==> flow/design.v <==
module mux2 #(parameter width = 16)
(
input sel,
input [width-1:0] a, b,
output logic [width-1:0] f
);
always_comb
begin
if (sel == 0)
f = a;
else
f = b;
end
endmodule
module mux4 #(parameter width = 16)
(
input [1:0] sel,
input [width-1:0] a, b, c, d,
output logic [width-1:0] f
);
always_comb
begin
if (sel == 2'b00)
f = a;
else if (sel == 2'b01)
f = b;
else if (sel == 2'b10)
f = c;
else
f = d;
end
endmodule
module register #(parameter width = 16)
(
    input clk,
    input load,
    input [width-1:0] in,
    output logic [width-1:0] out
);
logic [width-1:0] data;
always_ff @(posedge clk)
begin
    if (load)
    begin
        data <= in;
    end
end
always_comb
begin
    out = data;
end
endmodule
module array #(parameter width = 128, parameter has_reset = 0)
(
    input clk,
    input rst,
    input write,
    input logic [2:0] index,
    input [width-1:0] datain,
    output logic [width-1:0] dataout
);
logic [width-1:0] data [7:0];
always_ff @(posedge clk)
begin
    if (has_reset && rst)
    begin
        for (int i = 0; i < 8; i++)
        begin
            data[i] <= '0;
        end
    end
    else if (write == 1)
    begin
        data[index] <= datain;
    end
end
assign dataout = data[index];
endmodule
module cpudatainmux
(
	input [15:0] cpu_sel,
	input logic [127:0] dat_o_cpu,
	input logic [127:0] dat_i_cpu,
	output logic [127:0] cpudatainmux_out
);
mux2 #(.width (8)) cpudatainmux0
(
	.sel(cpu_sel[0]),
	.a(dat_o_cpu[7:0]), 
	.b(dat_i_cpu[7:0]),
	.f(cpudatainmux_out[7:0])
);
mux2 #(.width (8)) cpudatainmux1
(
	.sel(cpu_sel[1]),
	.a(dat_o_cpu[15:8]), 
	.b(dat_i_cpu[15:8]),
	.f(cpudatainmux_out[15:8])
);
mux2 #(.width (8)) cpudatainmux2
(
	.sel(cpu_sel[2]),
	.a(dat_o_cpu[23:16]), 
	.b(dat_i_cpu[23:16]),
	.f(cpudatainmux_out[23:16])
);
mux2 #(.width (8)) cpudatainmux3
(
	.sel(cpu_sel[3]),
	.a(dat_o_cpu[31:24]), 
	.b(dat_i_cpu[31:24]),
	.f(cpudatainmux_out[31:24])
);
mux2 #(.width (8)) cpudatainmux4
(
	.sel(cpu_sel[4]),
	.a(dat_o_cpu[39:32]), 
	.b(dat_i_cpu[39:32]),
	.f(cpudatainmux_out[39:32])
);
mux2 #(.width (8)) cpudatainmux5
(
	.sel(cpu_sel[5]),
	.a(dat_o_cpu[47:40]), 
	.b(dat_i_cpu[47:40]),
	.f(cpudatainmux_out[47:40])
);
mux2 #(.width (8)) cpudatainmux6
(
	.sel(cpu_sel[6]),
	.a(dat_o_cpu[55:48]), 
	.b(dat_i_cpu[55:48]),
	.f(cpudatainmux_out[55:48])
);
mux2 #(.width (8)) cpudatainmux7
(
	.sel(cpu_sel[7]),
	.a(dat_o_cpu[63:56]), 
	.b(dat_i_cpu[63:56]),
	.f(cpudatainmux_out[63:56])
);
mux2 #(.width (8)) cpudatainmux8
(
	.sel(cpu_sel[8]),
	.a(dat_o_cpu[71:64]), 
	.b(dat_i_cpu[71:64]),
	.f(cpudatainmux_out[71:64])
);
mux2 #(.width (8)) cpudatainmux9
(
	.sel(cpu_sel[9]),
	.a(dat_o_cpu[79:72]), 
	.b(dat_i_cpu[79:72]),
	.f(cpudatainmux_out[79:72])
);
mux2 #(.width (8)) cpudatainmux10
(
	.sel(cpu_sel[10]),
	.a(dat_o_cpu[87:80]), 
	.b(dat_i_cpu[87:80]),
	.f(cpudatainmux_out[87:80])
);
mux2 #(.width (8)) cpudatainmux11
(
	.sel(cpu_sel[11]),
	.a(dat_o_cpu[95:88]), 
	.b(dat_i_cpu[95:88]),
	.f(cpudatainmux_out[95:88])
);
mux2 #(.width (8)) cpudatainmux12
(
	.sel(cpu_sel[12]),
	.a(dat_o_cpu[103:96]), 
	.b(dat_i_cpu[103:96]),
	.f(cpudatainmux_out[103:96])
);
mux2 #(.width (8)) cpudatainmux13
(
	.sel(cpu_sel[13]),
	.a(dat_o_cpu[111:104]), 
	.b(dat_i_cpu[111:104]),
	.f(cpudatainmux_out[111:104])
);
mux2 #(.width (8)) cpudatainmux14
(
	.sel(cpu_sel[14]),
	.a(dat_o_cpu[119:112]), 
	.b(dat_i_cpu[119:112]),
	.f(cpudatainmux_out[119:112])
);
mux2 #(.width (8)) cpudatainmux15
(
	.sel(cpu_sel[15]),
	.a(dat_o_cpu[127:120]), 
	.b(dat_i_cpu[127:120]),
	.f(cpudatainmux_out[127:120])
);
endmodule
module cache_datapath
(
    input clk,
    input rst,
    input logic [15:0] adr_i_cpu_in,
	 input way0_write,
	 input v0_write,
	 input v0_in,
	 input dirty0_write,
	 input dirty0_in,
	 input way1_write,
	 input v1_write,
	 input v1_in,
	 input dirty1_write,
	 input dirty1_in,
	 input lru_write,
	 input lru_in,
	 output logic lru_out,
	 input datainmux_sel,
	 input memaddrmux_sel,
	 output logic dirty,
	 output logic hit,
	 output logic hit0,
	 output logic [127:0] dat_o_cpu,
	 input [15:0] cpu_sel,
	 input logic [127:0] dat_i_cpu_in,
	 output logic [127:0] dat_o_mem,
	 output logic [15:0] adr_o_mem,
	 input logic [127:0] dat_i_mem,
	 input load_mar,
	 input load_mdr,
	 input reginmux_sel,
	 input addrregmux_sel
);
logic [127:0] datainmux_out;
logic [127:0] data0_out;
logic [8:0] tag0_out;
logic valid0_out;
logic dirty0_out;
logic comp0_out;
logic [127:0] data1_out;
logic [8:0] tag1_out;
logic [8:0] tagmux_out;
logic valid1_out;
logic dirty1_out;
logic comp1_out;
logic hit1;
logic [15:0] write_back_addr;
logic [127:0] cpudatainmux_out;
logic [15:0] memaddrmux_out;
logic [127:0] memdatamux_out;
logic [15:0] adr_i_cpu;
logic [127:0] dat_i_cpu;
logic [15:0] mar_in;
logic [15:0] mar_out;
assign hit0 = (adr_i_cpu_in[15:7] == tag0_out) & valid0_out;
assign hit1 = (adr_i_cpu_in[15:7] == tag1_out) & valid1_out;
assign hit = hit0 | hit1;
assign write_back_addr = {tagmux_out,adr_i_cpu_in[6:4],4'b0000};
assign adr_o_mem = mar_out;
array #(.width(128)) data0
(
    .clk(clk),
    .rst(rst),
    .write(way0_write),
    .index(adr_i_cpu[6:4]),
    .datain(datainmux_out),
    .dataout(data0_out)
);
array #(.width(9)) tag0
(
    .clk(clk),
    .rst(rst),
    .write(way0_write),
    .index(adr_i_cpu[6:4]),
    .datain(adr_i_cpu[15:7]),
    .dataout(tag0_out)
);
array #(.width(1), .has_reset(1)) valid0
(
    .clk(clk),
    .rst(rst),
    .write(v0_write),
    .index(adr_i_cpu[6:4]),
    .datain(v0_in),
    .dataout(valid0_out)
);
array #(.width(1), .has_reset(1)) dirty0
(
    .clk(clk),
    .rst(rst),
    .write(dirty0_write),
    .index(adr_i_cpu[6:4]),
    .datain(dirty0_in),
    .dataout(dirty0_out)
);
array #(.width(128)) data1
(
    .clk(clk),
    .rst(rst),
    .write(way1_write),
    .index(adr_i_cpu[6:4]),
    .datain(datainmux_out),
    .dataout(data1_out)
);
array #(.width(9)) tag1
(
    .clk(clk),
    .rst(rst),
    .write(way1_write),
    .index(adr_i_cpu[6:4]),
    .datain(adr_i_cpu[15:7]),
    .dataout(tag1_out)
);
array #(.width(1), .has_reset(1)) valid1
(
    .clk(clk),
    .rst(rst),
    .write(v1_write),
    .index(adr_i_cpu[6:4]),
    .datain(v1_in),
    .dataout(valid1_out)
);
array #(.width(1), .has_reset(1)) dirty1
(
    .clk(clk),
    .rst(rst),
    .write(dirty1_write),
    .index(adr_i_cpu[6:4]),
    .datain(dirty1_in),
    .dataout(dirty1_out)
);
array #(.width(1), .has_reset(1)) lru
(
    .clk(clk),
    .rst(rst),
    .write(lru_write),
    .index(adr_i_cpu[6:4]),
    .datain(lru_in),
    .dataout(lru_out)
);
mux2 #(.width (128)) cpudatamux
(
	.sel(hit0),
	.a(data1_out), 
	.b(data0_out),
	.f(dat_o_cpu)
);
mux2 #(.width (128)) memdatamux
(
	.sel(lru_out),
	.a(data0_out), 
	.b(data1_out),
	.f(dat_o_mem)
);
mux2 #(.width (9)) tagmux
(
	.sel(lru_out),
	.a(tag0_out), 
	.b(tag1_out),
	.f(tagmux_out)
);
mux2 #(.width (1)) dirtymux
(
	.sel(lru_out),
	.a(dirty0_out), 
	.b(dirty1_out),
	.f(dirty)
);
mux2 #(.width (128)) datainmux
(
	.sel(datainmux_sel),
	.a(dat_i_mem), 
	.b(cpudatainmux_out),
	.f(datainmux_out)
);
cpudatainmux cpudatainmux1
(
	.cpu_sel,
	.dat_o_cpu,
	.dat_i_cpu,
	.cpudatainmux_out
);
assign dat_i_cpu = dat_i_cpu_in;
register #(.width(16)) mar
(
    .clk(clk),
    .load(load_mar),
    .in(mar_in),
    .out(mar_out)
);
mux2 #(.width (16)) addrregmux
(
	.sel(addrregmux_sel),
	.a(adr_i_cpu_in), 
	.b(mar_out),
	.f(adr_i_cpu)
);
mux2 #(.width (16)) reginmux
(
	.sel(reginmux_sel),
	.a(adr_i_cpu_in), 
	.b(write_back_addr),
	.f(mar_in)
);
endmodule
module cache_control
(
	 input clk,
	 input rst,
	 output logic way0_write,
	 output logic v0_write,
	 output logic v0_in,
	 output logic dirty0_write,
	 output logic dirty0_in,
	 output logic way1_write,
	 output logic v1_write,
	 output logic v1_in,
	 output logic dirty1_write,
	 output logic dirty1_in,
	 output logic lru_write,
	 output logic lru_in,
	 input lru_out,
	 output logic datainmux_sel,
	 output logic memaddrmux_sel,
	 input dirty,
	 input hit,
	 input hit0,
	 input mem_ack,
	 input mem_rty,
	 output logic mem_cyc,
	 output logic mem_stb,
	 output logic mem_we,
	 input cpu_cyc,
	 input cpu_stb,
	 input cpu_we,
	 output logic cpu_ack,
	 output logic load_mdr,
	 output logic reginmux_sel,
	 output logic addrregmux_sel,
	 output logic load_mar
);
localparam [1:0] hit_idle   = 2'd0,
                 allocate   = 2'd1,
                 write_back = 2'd2,
                 strobe     = 2'd3;
logic [1:0] state, next_states;
always_comb
begin : state_actions
	 way0_write = 1'b0;
	 v0_write = 1'b0;
	 v0_in = 1'b0;
	 dirty0_write= 1'b0;
	 dirty0_in= 1'b0;
	 way1_write = 1'b0;
	 v1_write= 1'b0;
	 v1_in= 1'b0;
	 dirty1_write= 1'b0;
	 dirty1_in= 1'b0;
	 lru_write= 1'b0;
	 lru_in = 1'b0;
	 datainmux_sel= 1'b0;
	 memaddrmux_sel= 1'b0;
	 mem_cyc = 1'b0;
	 mem_stb = 1'b0;
	 mem_we = 1'b0;
	 cpu_ack = 1'b0;
	load_mdr = (cpu_cyc & cpu_stb);
	addrregmux_sel = 1'b0;
	 case(state)
		hit_idle: begin
			if (cpu_cyc & cpu_stb  & hit ) begin
				if (hit0) begin
					lru_in = 1;
					lru_write = 1;
				end
				else begin
					lru_in = 0;
					lru_write = 1;
				end
				if (cpu_we) begin
					datainmux_sel = 1;
					if(hit0) begin
						way0_write = 1;
						v0_write = 1;
						v0_in = 1;
						dirty0_write= 1;
						dirty0_in= 1;
					end
					else begin
						way1_write = 1;
						v1_write = 1;
						v1_in = 1;
						dirty1_write= 1;
						dirty1_in= 1;
					end
				end
				cpu_ack = 1'b1;
			end
		end
		allocate: begin
			mem_cyc = 1;
			mem_stb = 1;
			mem_we = 0;
			addrregmux_sel = 1;
			if(lru_out == 0) begin
				way0_write = 1;
				v0_write = 1;
				v0_in = 1;
				dirty0_write= 1;
				dirty0_in= 0;
			end
			else begin
				way1_write = 1;
				v1_write = 1;
				v1_in = 1;
				dirty1_write= 1;
				dirty1_in= 0;
			end
		end
		write_back: begin
		addrregmux_sel = 1;
			memaddrmux_sel = 1;
			mem_we = 1;
			mem_cyc = 1;
			mem_stb = 1;
		end
		strobe: begin
			mem_cyc = 0;
			mem_stb = 0;
		end
		default:  ;
	endcase
end
always_comb
begin : next_state_logic
	  next_states = state;
	  reginmux_sel = 0;
	  load_mar = 0;
	  case(state)
		hit_idle:	
			if(cpu_cyc & cpu_stb) begin
					if(hit == 1) next_states = hit_idle;
						else begin 
							load_mar = 1;
							if(dirty == 0) 
							begin
								next_states = allocate;
							end
							else 
							begin
								next_states = write_back;
								reginmux_sel = 1;
							end
						end
			end
		allocate: if (mem_ack == 0) next_states = allocate;
						else next_states = hit_idle;
		write_back: if (mem_ack == 0) next_states = write_back;
						else next_states = strobe;
		strobe: begin
			load_mar = 1;
			next_states = allocate;
		end
	endcase
end
always_ff @(posedge clk)
begin: next_state_assignment
	 if (rst)
		state <= hit_idle;
	 else
		state <= next_states;
end
endmodule
module cache
(
    input clk,
    input rst,
    input  [11:0]  cpu_adr,
    input  [127:0] cpu_dat_m,
    input  [15:0]  cpu_sel,
    input          cpu_cyc,
    input          cpu_stb,
    input          cpu_we,
    output [127:0] cpu_dat_s,
    output         cpu_ack,
    output         cpu_rty,
    output [11:0]  mem_adr,
    output [127:0] mem_dat_m,
    output [15:0]  mem_sel,
    output         mem_cyc,
    output         mem_stb,
    output         mem_we,
    input  [127:0] mem_dat_s,
    input          mem_ack,
    input          mem_rty
);
logic way0_write;
logic v0_write;
logic v0_in;
logic dirty0_write;
logic dirty0_in;
logic way1_write;
logic v1_write;
logic v1_in;
logic dirty1_write;
logic dirty1_in;
logic lru_write;
logic lru_in;
logic lru_out;
logic datainmux_sel;
logic memaddrmux_sel;
logic dirty;
logic hit;
logic hit0;
logic load_mar;
logic load_mdr;
logic [15:0] adr_i_cpu;
logic [15:0] adr_o_mem;
logic reginmux_sel;
logic addrregmux_sel;
assign cpu_rty = cpu_stb & cpu_cyc & (!cpu_ack);
assign adr_i_cpu = {cpu_adr,4'b0000};
assign mem_sel = 16'b1111111111111111;
assign mem_adr = adr_o_mem[15:4];
cache_control cache_controller
(
	 .clk(clk),
	 .rst(rst),
	 .way0_write,
	 .v0_write,
	 .v0_in,
	 .dirty0_write,
	 .dirty0_in,
	 .way1_write,
	 .v1_write,
	 .v1_in,
	 .dirty1_write,
	 .dirty1_in,
	 .lru_write,
	 .lru_in,
	 .lru_out,
	 .datainmux_sel,
	 .memaddrmux_sel,
	 .dirty,
	 .hit,
	 .hit0,
	 .mem_ack,
	 .mem_rty,
	 .mem_cyc,
	 .mem_stb,
	 .mem_we,
	 .cpu_cyc,
	 .cpu_stb,
	 .cpu_we,
	 .cpu_ack,
	 .load_mar,
	 .load_mdr,
	 .reginmux_sel,
	 .addrregmux_sel
);
cache_datapath cache_datapath1
(
    .clk(clk),
    .rst(rst),
    .adr_i_cpu_in(adr_i_cpu),
	 .way0_write,
	 .v0_write,
	 .v0_in,
	 .dirty0_write,
	 .dirty0_in,
	 .way1_write,
	 .v1_write,
	 .v1_in,
	 .dirty1_write,
	 .dirty1_in,
	 .lru_write,
	 .lru_in,
	 .lru_out,
	 .datainmux_sel,
	 .memaddrmux_sel,
	 .dirty,
	 .hit,
	 .hit0,
	 .dat_o_cpu(cpu_dat_s),
	 .cpu_sel,
	 .dat_i_cpu_in(cpu_dat_m),
	 .dat_o_mem(mem_dat_m),
	 .adr_o_mem,
	 .dat_i_mem(mem_dat_s),
	 .load_mar,
	 .load_mdr,
	 .reginmux_sel,
	 .addrregmux_sel
);
endmodule
# == From RTL to reports: cache ==
# Each step is given for the RTL above and for the edited RTL.
# "before" refers to lines of the RTL above, "after" to lines of the edited file.
# "delta" is "after" less "before", of the values as shown; "change_rel_pct" is that difference over "before", in percent.
# Operators: Yosys type, input widths -> output width; for muxes data width and select width s.
# Library cell names are shortened.
# A cell with -- has no value.
# design
design,cache
clock_port,clk
cell_library,sky130hd
lib_corner,tt_025C_1v80

# == The edit ==
# Unified diff, file above to edited file.
# A script made this edit; it was not meant as an optimisation.
# begin of diff
@@ -302,5 +302,5 @@
     .dataout(data1_out)
 );
-array #(.width(9)) tag1
+array #(.width(13)) tag1
 (
     .clk(clk),
# end of diff

# == Word-level counts ==
# Counts by Yosys on the flattened word-level netlist (proc, flatten, opt, wreduce; memories kept). Register bits leave out memories and registers merged into their read ports (data or address). Print and check cells are left out. Cells with the same type and inputs are merged into one.
# Yosys's memory passes give these memory sizes; they may raise the number of words (mostly to a power of two), join words into wider ones and drop unused or constant bits.
# bits
element,before,after,delta,change_rel_pct
regBits,18,18,0,0.00
ram_bits,2232,2264,32,1.43
n_memories,9,9,0,0.00
in_bits,291,291,0,0.00
out_inout_bits,289,289,0,0.00
wordCells,125,125,0,0.00
# op_classes
element,before,after,delta,change_rel_pct
eq_ne,6,6,0,0.00
muxes,93,93,0,0.00
logic,6,6,0,0.00
reduce_logical,9,9,0,0.00
# ops
op,before,after,delta,change_rel_pct
$mux 9,5,3,-2,-40.00
$mux 13,0,2,2,--
$mux 1,40,40,0,0.00
$mux 8,16,16,0,0.00
$mux 3,8,8,0,0.00
$pmux 1 s2,8,8,0,0.00
$mux 128,7,7,0,0.00
$and 1x1->1,5,5,0,0.00
$mux 2,3,3,0,0.00
$pmux 1 s3,3,3,0,0.00
$reduce_or 2->1,3,3,0,0.00
$eq 2x2->1 const B,2,2,0,0.00
$eq 9x9->1,2,2,0,0.00
$logic_and 32x1->1 const A,2,2,0,0.00
$mux 16,2,2,0,0.00
$reduce_or 3->1,2,2,0,0.00
$eq 2x1->1 const B,1,1,0,0.00
$logic_not 1->1,1,1,0,0.00
$logic_not 2->1,1,1,0,0.00
$ne 2x1->1 const B,1,1,0,0.00
$or 1x1->1,1,1,0,0.00
$pmux 2 s4,1,1,0,0.00

# == Longest topological paths ==
# Yosys ltp: most cells in a row. Word level: on the elaborated netlist, between registers, memories and ports. Mapped: between sequential cells and ports; inverters and the memories' decode and read muxes count.
# logic_depth
element,before,after,delta,change_rel_pct
ltp_word,9,9,0,0.00
abc_area,0,0,--,--
ltp_mapped,19,18,-1,-5.26
mapped_depth_nobuf,13,10,-3,-23.08

# == Mapped cells and area ==
# Yosys stat after the flow's synthesis: flattened, memories mapped to cells. It holds for the ABC_AREA given above (unset counts as 0); a run with the other value may have another netlist.
# by_type
cell,before,after,delta,change_rel_pct
a211oi_1,79,2080,2001,2532.91
nor2_1,2360,428,-1932,-81.86
nand2_1,501,267,-234,-46.71
buf_2,311,464,153,49.20
inv_1,164,43,-121,-73.78
clkbuf_1,419,528,109,26.01
a22o_1,153,54,-99,-64.71
a22oi_1,442,536,94,21.27
a221oi_2,1,93,92,9200.00
nor3_2,1,92,91,9100.00
o311ai_0,78,0,-78,-100.00
a211oi_2,1,75,74,7400.00
o31ai_2,67,0,-67,-100.00
and2_1,56,3,-53,-94.64
o22ai_1,62,15,-47,-75.81
nand2b_1,2,49,47,2350.00
and3_1,100,143,43,43.00
o311a_1,43,0,-43,-100.00
# The list need not be complete.
# synth_totals
element,before,after,delta,change_rel_pct
stdcells,8550,8558,8,0.09
yosys_area_um2,101730.1,110308.3,8578.2,8.43
seq_area_um2,67304.6,67304.6,0.0,0.00
ff_cells,2248,2248,0,0.00
buf_cells,885,1203,318,35.93
# By module: a second synthesis without flattening, with its own total; a netlist apart from the flattened one above.
# unflattened
element,before,after,delta,change_rel_pct
hier_cells,7520,7633,113,1.50
area_unflattened_um2,109112.1,110567.3,1455.2,1.33
# Rows give one instance, submodules left out.
# modules_before
mod,n_inst,cells,area_um2,seq_area_um2
array (width=128),2,3072,45610.0,30749.5
array (width=9),2,226,3343.2,2162.1
mux2 (width=128),3,142,1619.1,0.0
array,5,40,479.2,240.2
mux2 (width=8),16,9,131.4,0.0
mux2 (width=16),2,18,249.0,0.0
register (width=16),1,16,480.5,480.5
cache_control,1,46,364.1,80.1
cache_datapath,1,26,210.2,0.0
mux2 (width=9),1,10,146.4,0.0
cache,1,19,136.4,0.0
mux2 (width=1),1,1,15.0,0.0
cpudatainmux,1,0,0.0,0.0
# modules_after
mod,n_inst,cells,area_um2,seq_area_um2
array (width=128),2,3072,45610.0,30749.5
mux2 (width=128),3,142,1619.1,0.0
array (width=13),1,339,4798.4,3123.0
array (width=9),1,226,3343.2,2162.1
array,5,40,479.2,240.2
mux2 (width=8),16,9,131.4,0.0
mux2 (width=16),2,18,249.0,0.0
register (width=16),1,16,480.5,480.5
cache_control,1,46,364.1,80.1
cache_datapath,1,26,210.2,0.0
mux2 (width=9),1,10,146.4,0.0
cache,1,19,136.4,0.0
mux2 (width=1),1,1,15.0,0.0
cpudatainmux,1,0,0.0,0.0

# == Timing after synthesis ==
# Source: OpenSTA report_checks on the synthesized netlist (no wires, ideal clock, input and output delay 20% of the period each), path of least setup slack; recovery checks are left aside. Register names are those of the netlist, which keeps one name where synthesis merged equal registers.
# synth_path
element,before,after,delta,change_rel_pct
path_kind,input port to flip-flop,input port to flip-flop,--,--
from,in cpu_adr[0],in cpu_adr[0],--,--
to,mem cache_datapath1.data1.data[5][0],mem cache_datapath1.data0.data[6][0],--,--
clock_period_ns,7.5,7.5,0.0,0.00
in_delay_ns,1.500,1.500,0.000,0.00
setup_time_ns,0.490,0.489,-0.001,--
launch_ns,1.500,1.500,0.000,0.00
arrival_time_ns,6.864,6.985,0.121,1.76
required_ns,7.010,7.011,0.001,0.01
setup_slack_ns,0.146,0.025,-0.121,--
delay_ns,5.854,5.974,0.120,2.05
driving_pins,14,15,1,7.14
path_buffers,4,6,2,50.00
synth_period_reached_ns,7.354,7.475,0.121,1.65
# "delay_ns" = arrival - input delay + setup time.
# "driving_pins" counts driving pins, that of a launching flip-flop among them; a cell with two outputs on the path counts twice.
# "synth_period_reached_ns" = period - worst setup slack (recovery checks aside). The figure is calculated, with input and output delays left at 20% of the set period.
# synth_between_before
path_cell_list,o21ai_1 > clkbuf_1 > and3_1 > a211oi_1 > or4_1 > xnor2_1 > nor3_2 > nand3_1 > buf_2 > o41ai_4 > nand2_1 > clkbuf_1 > buf_2 > inv_1
# synth_rtl_before
element,line,rtl
"start, declared",577,"input  [11:0]  cpu_adr,"
"end, declared",62,logic [width-1:0] data [7:0];
# before: Chain of elaborated cells between the ends: none given.
# synth_between_after
path_cell_list,o21ai_1 > buf_2 > nand2_2 > a211oi_1 > or4_1 > xnor2_1 > or4_1 > buf_2 > buf_4 > buf_4 > nor3_1 > a31oi_1 > buf_2 > buf_1 > inv_1
# synth_rtl_after
element,line,rtl
"start, declared",577,"input  [11:0]  cpu_adr,"
"end, declared",62,logic [width-1:0] data [7:0];
# after: Chain of elaborated cells between the ends: none given.

# == Path in the finished layout ==
# From the final timing report of the runs of pair A: the path of least setup slack in the routed layout; clock arrival at registers is part of the times.
# layout_path
element,before,after,delta,change_rel_pct
path_kind,input port to output port,input port to output port,--,--
from,in cpu_adr[1],in cpu_adr[0],--,--
to,out cpu_ack,out cpu_dat_s[115],--,--
clock_period_ns,7.2,7.2,0.0,0.00
in_delay_ns,1.44,1.44,0.00,0.00
out_delay_ns,1.44,1.44,0.00,0.00
launch_ns,1.44,1.44,0.00,0.00
arrival_time_ns,5.54,5.47,-0.07,-1.26
required_ns,5.76,5.76,0.00,0.00
setup_slack_ns,0.22,0.29,0.07,--
driving_pins,13,15,2,15.38
path_buffers,3,7,4,133.33
# The rows between start and end are the longest chain of elaborated cells between them; the timing report does not say that the signal goes this way. Where chains are equally long, one stands for them.
# Each line given opens the expression or statement behind the cell; cells for indexed reads and writes are added by Yosys, which also makes memories of some case tables.
# A memory read counts as a cell of the chain, while the word-level depth stops at memories.
# layout_between_before
path_cell_list,clkdlybuf4s50_1 > nand2b_2 > o21a_2 > buf_4 > a211oi_1 > a2111o_1 > xnor2_1 > nor3_2 > nand3_4 > o21ai_4 > nand2_2 > inv_1 > clkdlybuf4s50_1
elab_chain_cells,8
cone_cells,13
lines_between,7
classes_between,eq/ne (2); mux (3); logic (4); memory (4)
# layout_rtl_before
element,line,rtl
"start, declared",577,"input  [11:0]  cpu_adr,"
$mux 16,9,if (sel == 0)
$mem_v2 8x9,62,logic [width-1:0] data [7:0];
$eq 9x9->1,254,assign hit0 = (adr_i_cpu_in[15:7] == tag0_out) & valid0_out;
$and 1x1->1,254,
$or 1x1->1,256,assign hit = hit0 | hit1;
$and 1x1->1,470,if (cpu_cyc & cpu_stb & hit ) begin
$mux 1,470,
$pmux 1 s2,468,case(state)
"end, declared",584,"output         cpu_ack,"
# layout_between_after
path_cell_list,dlygate4sd2_1 > buf_4 > o21a_1 > buf_4 > o21ai_0 > a32oi_2 > a21o_1 > nand3b_1 > a2111o_2 > nor2_4 > buf_12 > bufbuf_16 > buf_4 > mux2i_1 > clkdlybuf4s50_1
elab_chain_cells,5
cone_cells,8
lines_between,3
classes_between,eq/ne (1); mux (2); logic (1); memory (4)
# layout_rtl_after
element,line,rtl
"start, declared",577,"input  [11:0]  cpu_adr,"
$mux 16,9,if (sel == 0)
$mem_v2 8x9,62,logic [width-1:0] data [7:0];
$eq 9x9->1,254,assign hit0 = (adr_i_cpu_in[15:7] == tag0_out) & valid0_out;
$and 1x1->1,254,
$mux 128,9,
"end, declared",583,"output [127:0] cpu_dat_s,"

# == Flow runs ==
# Both versions went through the flow (Yosys, OpenROAD) with the same settings in each pair. Constraints: input delay and output delay 20% of the set period each, output load 0.01 pF.
# flow_settings_pair_A
CORE_UTILIZATION,40
PLACE_DENSITY,0.6
SETUP_SLACK_MARGIN,0.2
period_ns,7.2
CAP_MARGIN,20
CORE_MARGIN,2
SLEW_MARGIN,20
# measured_pair_A
element,before,after,delta,change_rel_pct
post_synth_area_um2,101730.1,110308.3,8578.2,8.43
die_um2,258374.0,279989.0,21615.0,8.37
finish.stdcell_area_um2,120851.0,130294.0,9443.0,7.81
layout_utilization_frac,0.477,0.476,-0.001,--
ws_setup_ns,0.216,0.292,0.076,--
tns_ns,0.000,0.000,0.000,--
timing.hold.ws_ns,0.452,0.452,0.000,--
power_total_uw,28419,30830,2411,8.48
achieved_clock_period_ns,6.984,6.908,-0.076,-1.09
# flow_settings_pair_B
CELL_PAD_IN_SITES_DETAIL_PLACEMENT,2
CORE_ASPECT_RATIO,1.42
CORE_UTILIZATION,24
PLACE_DENSITY_LB_ADDON,0.14
period_ns,4.48
CAP_MARGIN,20
CORE_MARGIN,2
SLEW_MARGIN,20
# measured_pair_B
element,before,after,delta,change_rel_pct
post_synth_area_um2,101730.1,110308.3,8578.2,8.43
die_um2,429181.0,465141.0,35960.0,8.38
finish.stdcell_area_um2,142005.0,151379.0,9374.0,6.60
layout_utilization_frac,0.337,0.331,-0.006,--
ws_setup_ns,-1.099,-1.221,-0.122,--
tns_ns,-2341.440,-1908.780,432.660,--
timing.hold.ws_ns,0.403,0.466,0.063,--
power_total_uw,49372,53887,4515,9.14
achieved_clock_period_ns,5.580,5.701,0.121,2.17
# "achieved_clock_period_ns" is the run's clock period less its worst setup slack. It is reckoned from that one timing run; input and output delays stay at 20% of the period that was set.
# "power_total_uw" rests on the timing tool's default activity at the inputs, not on a simulated workload.
